==> flow/design.v <==
module life16(
    input clk,
    input load,
    input [255:0] data,
    output reg [255:0] q);
reg [3:0] sum;    
always @(posedge clk) begin
    if (load) begin q <= data; end
    else begin
        for (integer count = 0 ; count < 256 ; count++) begin
        if (count == 0) begin
            sum = q[1] + q[15] + q[16] + q[17] + q[31] + q[240] + q[241] +  q[255]; 
        end else if (count == 15) begin
            sum = q[14] + q[16] + q[0] + q[31] + q[240] + q[254] + q[30]  + q[255];
        end else if (count == 240) begin
            sum = q[0] + q[1] + q[15] + q[239] + q[241] + q[224] + q[225] + q[255];
        end else if (count == 255) begin
            sum = q[0] + q[14] +  q[15] + q[224] + q[238] + q[240] + q[239] + q[254];
        end else if (count > 0 && count < 15) begin
            sum = q[count -1] + q[count +1] + q[count +16] + q[count +15] + q[count +17] + q[count + 240] + q[count +239] + q[count +241];
        end else if (count % 16 == 0) begin 
            sum = q[count -1] + q[count +1] + q[count +15] + q[count +16] + q[count +17] + q[count -15] + q[count -16] + q[count +31];
        end else if (count % 16 == 15)  begin
            sum = q[count -1] + q[count +1] + q[count +15] + q[count -15]  + q[count +16] + q[count -16] + q[count -17]  + q[count -31];
        end else if (count > 240 && count < 255) begin
            sum = q[count -1] + q[count +1] + q[count - 15] + q[count - 16] + q[count - 17] + q[count - 240] + q[count - 241] + q[count - 239];
        end else begin
            sum = q[count -1] + q[count +1] + q[count -15] + q[count -16]  + q[count -17] + q[count +15] + q[count +16] + q[count +17];
        end
        if ((sum == 0 || sum == 1) || (sum >= 4)) begin
         	q[count] <= 0;
    	end else if (sum == 3) begin
         	q[count] <= 1;
    	end
    end
    end
end
endmodule
Lab notebook: life16

Step by step through the tools: life16

Each step is given for the RTL above and for the edited RTL.
"unedited" refers to lines of the RTL above, "edited" to lines of the edited file.
"difference": "edited" minus "unedited" as printed here.
Cell names lack the library's common part.
A cell with -- has no value.

Top module: life16
Clock port: clk
Standard-cell library: sky130hd
Timing corner: tt_025C_1v80

Edit of the RTL

Unified diff, file above to edited file.
A script made this edit. It changes what the design does and was not meant as an optimisation.

```diff
@@ -30,5 +30,5 @@
         if ((sum == 0 || sum == 1) || (sum >= 4)) begin
          	q[count] <= 0;
-    	end else if (sum == 3) begin
+    	end else begin
          	q[count] <= 1;
     	end
```

After elaboration

Counts by Yosys on the flattened word-level netlist (proc, flatten, opt, wreduce; memories kept). Register bits leave out memories and registers merged into their read ports (data or address). Print and check cells are left out. Cells with the same type and inputs are merged into one.

Storage and ports:

| item              | unedited | edited | difference |
| bits in registers | 256      | 256    | 0 |
| input port bits   | 258      | 258    | 0 |

Operators by class:

| item                             | unedited | edited | difference |
| add/subtract/negate cells        | 1792     | 1792   | 0 |
| $lt $le $gt $ge                  | 256      | 256    | 0 |
| eq/ne operators                  | 512      | 256    | -256 |
| muxes and demuxes                | 1024     | 768    | -256 |
| reductions and logical operators | 1024     | 768    | -256 |

Operator list:

| cell                                                           | unedited | edited | difference |
| 1-bit 2-to-1 mux                                               | 768      | 512    | -256 |
| 4-bit by 2-bit equality test with 1-bit output with constant B | 256      | 0      | -256 |
| 3-bit nonzero test                                             | 256      | 0      | -256 |
| 4-bit by 1-bit adder with 4-bit output                         | 1024     | 1024   | 0 |
| 1-bit logical OR                                               | 512      | 512    | 0 |
| 1-bit by 1-bit adder with 2-bit output                         | 256      | 256    | 0 |
| 2-bit by 1-bit adder with 3-bit output                         | 256      | 256    | 0 |
| 3-bit by 1-bit adder with 4-bit output                         | 256      | 256    | 0 |
| 4-bit by 1-bit equality test with 1-bit output with constant B | 256      | 256    | 0 |
| 4-bit by 3-bit >= comparator with 1-bit output with constant B | 256      | 256    | 0 |
| 4-bit logical NOT                                              | 256      | 256    | 0 |
| 4-bit 2-to-1 mux                                               | 256      | 256    | 0 |

Longest topological paths

Yosys ltp: most cells in a row. Word level: on the elaborated netlist, between registers, memories and ports. Mapped: between sequential cells and ports; inverters and the memories' decode and read muxes count.

Depth:

| item                         | unedited | edited | difference |
| depth after elaboration      | 13       | 13     | 0 |
| ABC_AREA                     | 0        | 0      | -- |
| mapped depth                 | 11       | 11     | 0 |
| depth with buffers taken out | 11       | 11     | 0 |

Mapped cells and area

The flow's flattened synthesis, as Yosys stat reports it; memories are mapped. The netlist is that of the ABC_AREA named above (0 if unset); the other value can give another one.

Mapped netlist:

| item                           | unedited | edited  | difference |
| standard cells after synthesis | 5687     | 5417    | -270 |
| mapped area (sq um)            | 56600.5  | 51264.2 | -5336.3 |
| sequential area (sq um)        | 7687.4   | 5124.9  | -2562.5 |
| flip-flops                     | 256      | 256     | 0 |
| buffer cells                   | 57       | 85      | +28 |

Cells by type:

| cell type | unedited | edited | difference |
| edfxtp_1  | 256      | 0      | -256 |
| mux2i_1   | 256      | 0      | -256 |
| or3_1     | 256      | 0      | -256 |
| dfxtp_1   | 0        | 256    | +256 |
| nor3b_1   | 250      | 0      | -250 |
| inv_1     | 2047     | 1835   | -212 |
| nand3_1   | 0        | 179    | +179 |
| nor2_1    | 6        | 146    | +140 |
| a211oi_1  | 0        | 103    | +103 |
| nor4_1    | 0        | 76     | +76 |
| nand2_1   | 256      | 324    | +68 |
| a32oi_1   | 0        | 44     | +44 |
| a211o_1   | 0        | 42     | +42 |
| o41ai_1   | 0        | 42     | +42 |
| buf_2     | 0        | 31     | +31 |
| nor4b_1   | 256      | 240    | -16 |
| a22oi_1   | 6        | 0      | -6 |
| nor4b_2   | 0        | 6      | +6 |

The list need not be complete.

Worst setup path after synthesis

Path of least setup slack by OpenSTA after synthesis, without wires, with an ideal clock, recovery checks aside; 20% of the period is set as input and as output delay. Where synthesis merged equal registers, the netlist keeps one of their names.

Timing path after synthesis:

| item                          | unedited               | edited                 | difference |
| path type                     | flip-flop to flip-flop | flip-flop to flip-flop | -- |
| from                          | reg q[33]              | reg q[0]               | -- |
| to                            | reg q[34]              | reg q[15]              | -- |
| clock period (ps)             | 5000                   | 5000                   | 0 |
| data arrival time (ps)        | 3587                   | 3181                   | -406 |
| slack (ps)                    | 1159                   | 1761                   | +602 |
| path delay (ps)               | 3841                   | 3239                   | -602 |
| stages on the path            | 12                     | 12                     | 0 |
| path buffers                  | 0                      | 0                      | 0 |
| synthesis period reached (ps) | 3841                   | 3239                   | -602 |

"path delay" = arrival - input delay + setup time.
"stages on the path": output pins that drive a net of the path, with the launching flip-flop's if there is one; two outputs of one cell count as two.
"synthesis period reached" is the clock period less the worst setup slack; recovery checks do not enter. This is arithmetic on one report: input and output delays are still those of the set period (20% each).
Between the ends stands the longest chain of elaborated cells between them, by number of cells; it is not shown to be the way that was timed. Of several equally long chains one is given.
Each line given opens the expression or statement behind the cell; cells for indexed reads and writes are added by Yosys, which also makes memories of some case tables.
A register here has more assigning lines than the two given.
unedited: The path ends at the enable pin of a flip-flop; only ways to that pin are counted.

On the way, after synthesis, unedited:
Cells stage by stage: edfxtp_1 > inv_1 > fa_1 > fa_1 > fa_1 > inv_1 > ha_1 > inv_1 > fa_1 > nor4b_1 > a22oi_1 > or3_1
Length of the longest elaborated chain: 12
Elaborated cells on any way between the ends: 15
RTL lines with such cells: 4
Those cells by class: add/sub: 7; compare: 1; eq/ne: 2; mux: 1; reduce/logical: 4

RTL lines, path after synthesis, unedited:

| item                                      | RTL line | text |
| start, declared                           | 5        | `output reg [255:0] q);` |
| start, assigned                           | 8        | `if (load) begin q <= data; end` |
| start, assigned                           | 31       | `q[count] <= 0;` |
| 1-bit by 1-bit adder with 2-bit output    | 28       | `sum = q[count -1] + q[count +1] + q[count -15] + q[count -16]  + q[count -17] + q[count +15] + q[count +16] + ...` |
| 2-bit by 1-bit adder with 3-bit output    | 28       |  |
| 3-bit by 1-bit adder with 4-bit output    | 28       |  |
| 4-bit by 1-bit adder with 4-bit output x4 | 28       |  |
| 4-bit 2-to-1 mux                          | 8        |  |
| 4-bit logical NOT                         | 30       | `if ((sum == 0 \|\| sum == 1) \|\| (sum >= 4)) begin` |
| 1-bit logical OR x2                       | 30       |  |
| 3-bit nonzero test                        | --       |  |
| end, assigned                             | 8        |  |
| end, assigned                             | 31       |  |
| end, declared                             | 5        |  |

On the way, after synthesis, edited:
Cells stage by stage: dfxtp_1 > inv_1 > fa_1 > fa_1 > fa_1 > inv_1 > ha_1 > inv_1 > fa_1 > nor4_1 > nand3_1 > nand2_1
Length of the longest elaborated chain: 12
Elaborated cells on any way between the ends: 14
RTL lines with such cells: 3
Those cells by class: add/sub: 6; compare: 1; eq/ne: 1; mux: 3; reduce/logical: 3

RTL lines, path after synthesis, edited:

| item                                      | RTL line | text |
| start, declared                           | 5        | `output reg [255:0] q);` |
| start, assigned                           | 8        | `if (load) begin q <= data; end` |
| start, assigned                           | 31       | `q[count] <= 0;` |
| 2-bit by 1-bit adder with 3-bit output    | 14       | `sum = q[14] + q[16] + q[0] + q[31] + q[240] + q[254] + q[30]  + q[255];` |
| 3-bit by 1-bit adder with 4-bit output    | 14       |  |
| 4-bit by 1-bit adder with 4-bit output x4 | 14       |  |
| 4-bit 2-to-1 mux                          | 8        |  |
| 4-bit logical NOT                         | 30       | `if ((sum == 0 \|\| sum == 1) \|\| (sum >= 4)) begin` |
| 1-bit logical OR x2                       | 30       |  |
| 1-bit 2-to-1 mux                          | 30       |  |
| 1-bit 2-to-1 mux                          | 8        |  |
| end, assigned                             | 8        |  |
| end, assigned                             | 31       |  |
| end, declared                             | 5        |  |

Timing after layout

Path of least setup slack in the final report of the runs of set A (OpenROAD, finished layout, wires in). Where an end is a register, its clock arrival counts in the times.
The path's times are printed in steps of 10 ps; the period is the one set.

Timing path after layout:

| item                   | unedited               | edited                 | difference |
| path type              | flip-flop to flip-flop | flip-flop to flip-flop | -- |
| from                   | reg q[8]               | reg q[157]             | -- |
| to                     | reg q[248]             | reg q[158]             | -- |
| clock period (ps)      | 5000                   | 5000                   | 0 |
| data arrival time (ps) | 4750                   | 4310                   | -440 |
| slack (ps)             | 630                    | 1160                   | +530 |
| stages on the path     | 12                     | 11                     | -1 |
| path buffers           | 0                      | 1                      | +1 |

Between the ends stands the longest chain of elaborated cells between them, by number of cells; it is not shown to be the way that was timed. Of several equally long chains one is given.
A register here has more assigning lines than the two given.
unedited: The path ends at the enable pin of a flip-flop; only ways to that pin are counted.

On the way, after layout, unedited:
Cells stage by stage: edfxtp_1 > inv_1 > fa_1 > fa_1 > fa_1 > inv_1 > ha_1 > inv_1 > fa_1 > nor4b_1 > a21oi_1 > or3_1
Length of the longest elaborated chain: 8
Elaborated cells on any way between the ends: 11
RTL lines with such cells: 4
Those cells by class: add/sub: 3; compare: 1; eq/ne: 2; mux: 1; reduce/logical: 4

RTL lines, path after layout, unedited:

| item                                      | RTL line | text |
| start, declared                           | 5        | `output reg [255:0] q);` |
| start, assigned                           | 8        | `if (load) begin q <= data; end` |
| start, assigned                           | 31       | `q[count] <= 0;` |
| 4-bit by 1-bit adder with 4-bit output x3 | 26       | `sum = q[count -1] + q[count +1] + q[count - 15] + q[count - 16] + q[count - 17] + q[count - 240] + q[count - 2 ...` |
| 4-bit 2-to-1 mux                          | 8        |  |
| 4-bit logical NOT                         | 30       | `if ((sum == 0 \|\| sum == 1) \|\| (sum >= 4)) begin` |
| 1-bit logical OR x2                       | 30       |  |
| 3-bit nonzero test                        | --       |  |
| end, assigned                             | 8        |  |
| end, assigned                             | 31       |  |
| end, declared                             | 5        |  |

On the way, after layout, edited:
Cells stage by stage: dfxtp_1 > inv_1 > buf_4 > fa_1 > fa_1 > fa_1 > inv_1 > ha_1 > inv_1 > fa_1 > o41ai_1
Length of the longest elaborated chain: 13
Elaborated cells on any way between the ends: 15
RTL lines with such cells: 3
Those cells by class: add/sub: 7; compare: 1; eq/ne: 1; mux: 3; reduce/logical: 3

RTL lines, path after layout, edited:

| item                                      | RTL line | text |
| start, declared                           | 5        | `output reg [255:0] q);` |
| start, assigned                           | 8        | `if (load) begin q <= data; end` |
| start, assigned                           | 31       | `q[count] <= 0;` |
| 1-bit by 1-bit adder with 2-bit output    | 28       | `sum = q[count -1] + q[count +1] + q[count -15] + q[count -16]  + q[count -17] + q[count +15] + q[count +16] + ...` |
| 2-bit by 1-bit adder with 3-bit output    | 28       |  |
| 3-bit by 1-bit adder with 4-bit output    | 28       |  |
| 4-bit by 1-bit adder with 4-bit output x4 | 28       |  |
| 4-bit 2-to-1 mux                          | 8        |  |
| 4-bit logical NOT                         | 30       | `if ((sum == 0 \|\| sum == 1) \|\| (sum >= 4)) begin` |
| 1-bit logical OR x2                       | 30       |  |
| 1-bit 2-to-1 mux                          | 30       |  |
| 1-bit 2-to-1 mux                          | 8        |  |
| end, assigned                             | 8        |  |
| end, assigned                             | 31       |  |
| end, declared                             | 5        |  |

Flow runs

Runs of the flow (Yosys, OpenROAD) on both versions; the two runs of a pair have the same settings. The constraints put input and output delay at 20% of the set period each and load the outputs with 0.01 pF.

Flow settings, set A:
CORE_UTILIZATION: 40
period_ns: 5.0
CAP_MARGIN: 20
CORE_MARGIN: 2
SLEW_MARGIN: 20

Final reports, set A:

| item                                     | unedited | edited   | difference |
| netlist area reported by Yosys (sq um)   | 56600.5  | 51264.2  | -5336.3 |
| die size (sq um)                         | 144525.0 | 131040.0 | -13485.0 |
| standard-cell area after routing (sq um) | 65840.6  | 59450.8  | -6389.8 |
| final design utilization                 | 0.467    | 0.467    | 0.000 |
| setup slack of the worst path (ps)       | 628      | 1165     | +537 |
| post-route setup TNS (ps)                | 0        | 0        | 0 |
| smallest hold slack (ps)                 | 723      | 748      | +25 |
| achieved clock period (ps)               | 4372     | 3835     | -537 |

Flow settings, set B:
CAP_MARGIN: 10
CORE_MARGIN: 7
CORE_UTILIZATION: 16
CTS_CLUSTER_DIAMETER: 350
CTS_CLUSTER_SIZE: 84
PLACE_DENSITY: 0.86
SETUP_SLACK_MARGIN: 1.11
period_ns: 5.28
SLEW_MARGIN: 20

Final reports, set B:

| item                                     | unedited | edited   | difference |
| netlist area reported by Yosys (sq um)   | 56600.5  | 51264.2  | -5336.3 |
| die size (sq um)                         | 370601.0 | 336446.0 | -34155.0 |
| standard-cell area after routing (sq um) | 73479.2  | 61769.2  | -11710.0 |
| final design utilization                 | 0.209    | 0.194    | -0.015 |
| setup slack of the worst path (ps)       | 873      | 1262     | +389 |
| post-route setup TNS (ps)                | 0        | 0        | 0 |
| smallest hold slack (ps)                 | 665      | 741      | +76 |
| achieved clock period (ps)               | 4407     | 4018     | -389 |

"achieved clock period" is the run's clock period less its worst setup slack. It is reckoned from that one timing run; input and output delays stay at 20% of the period that was set.
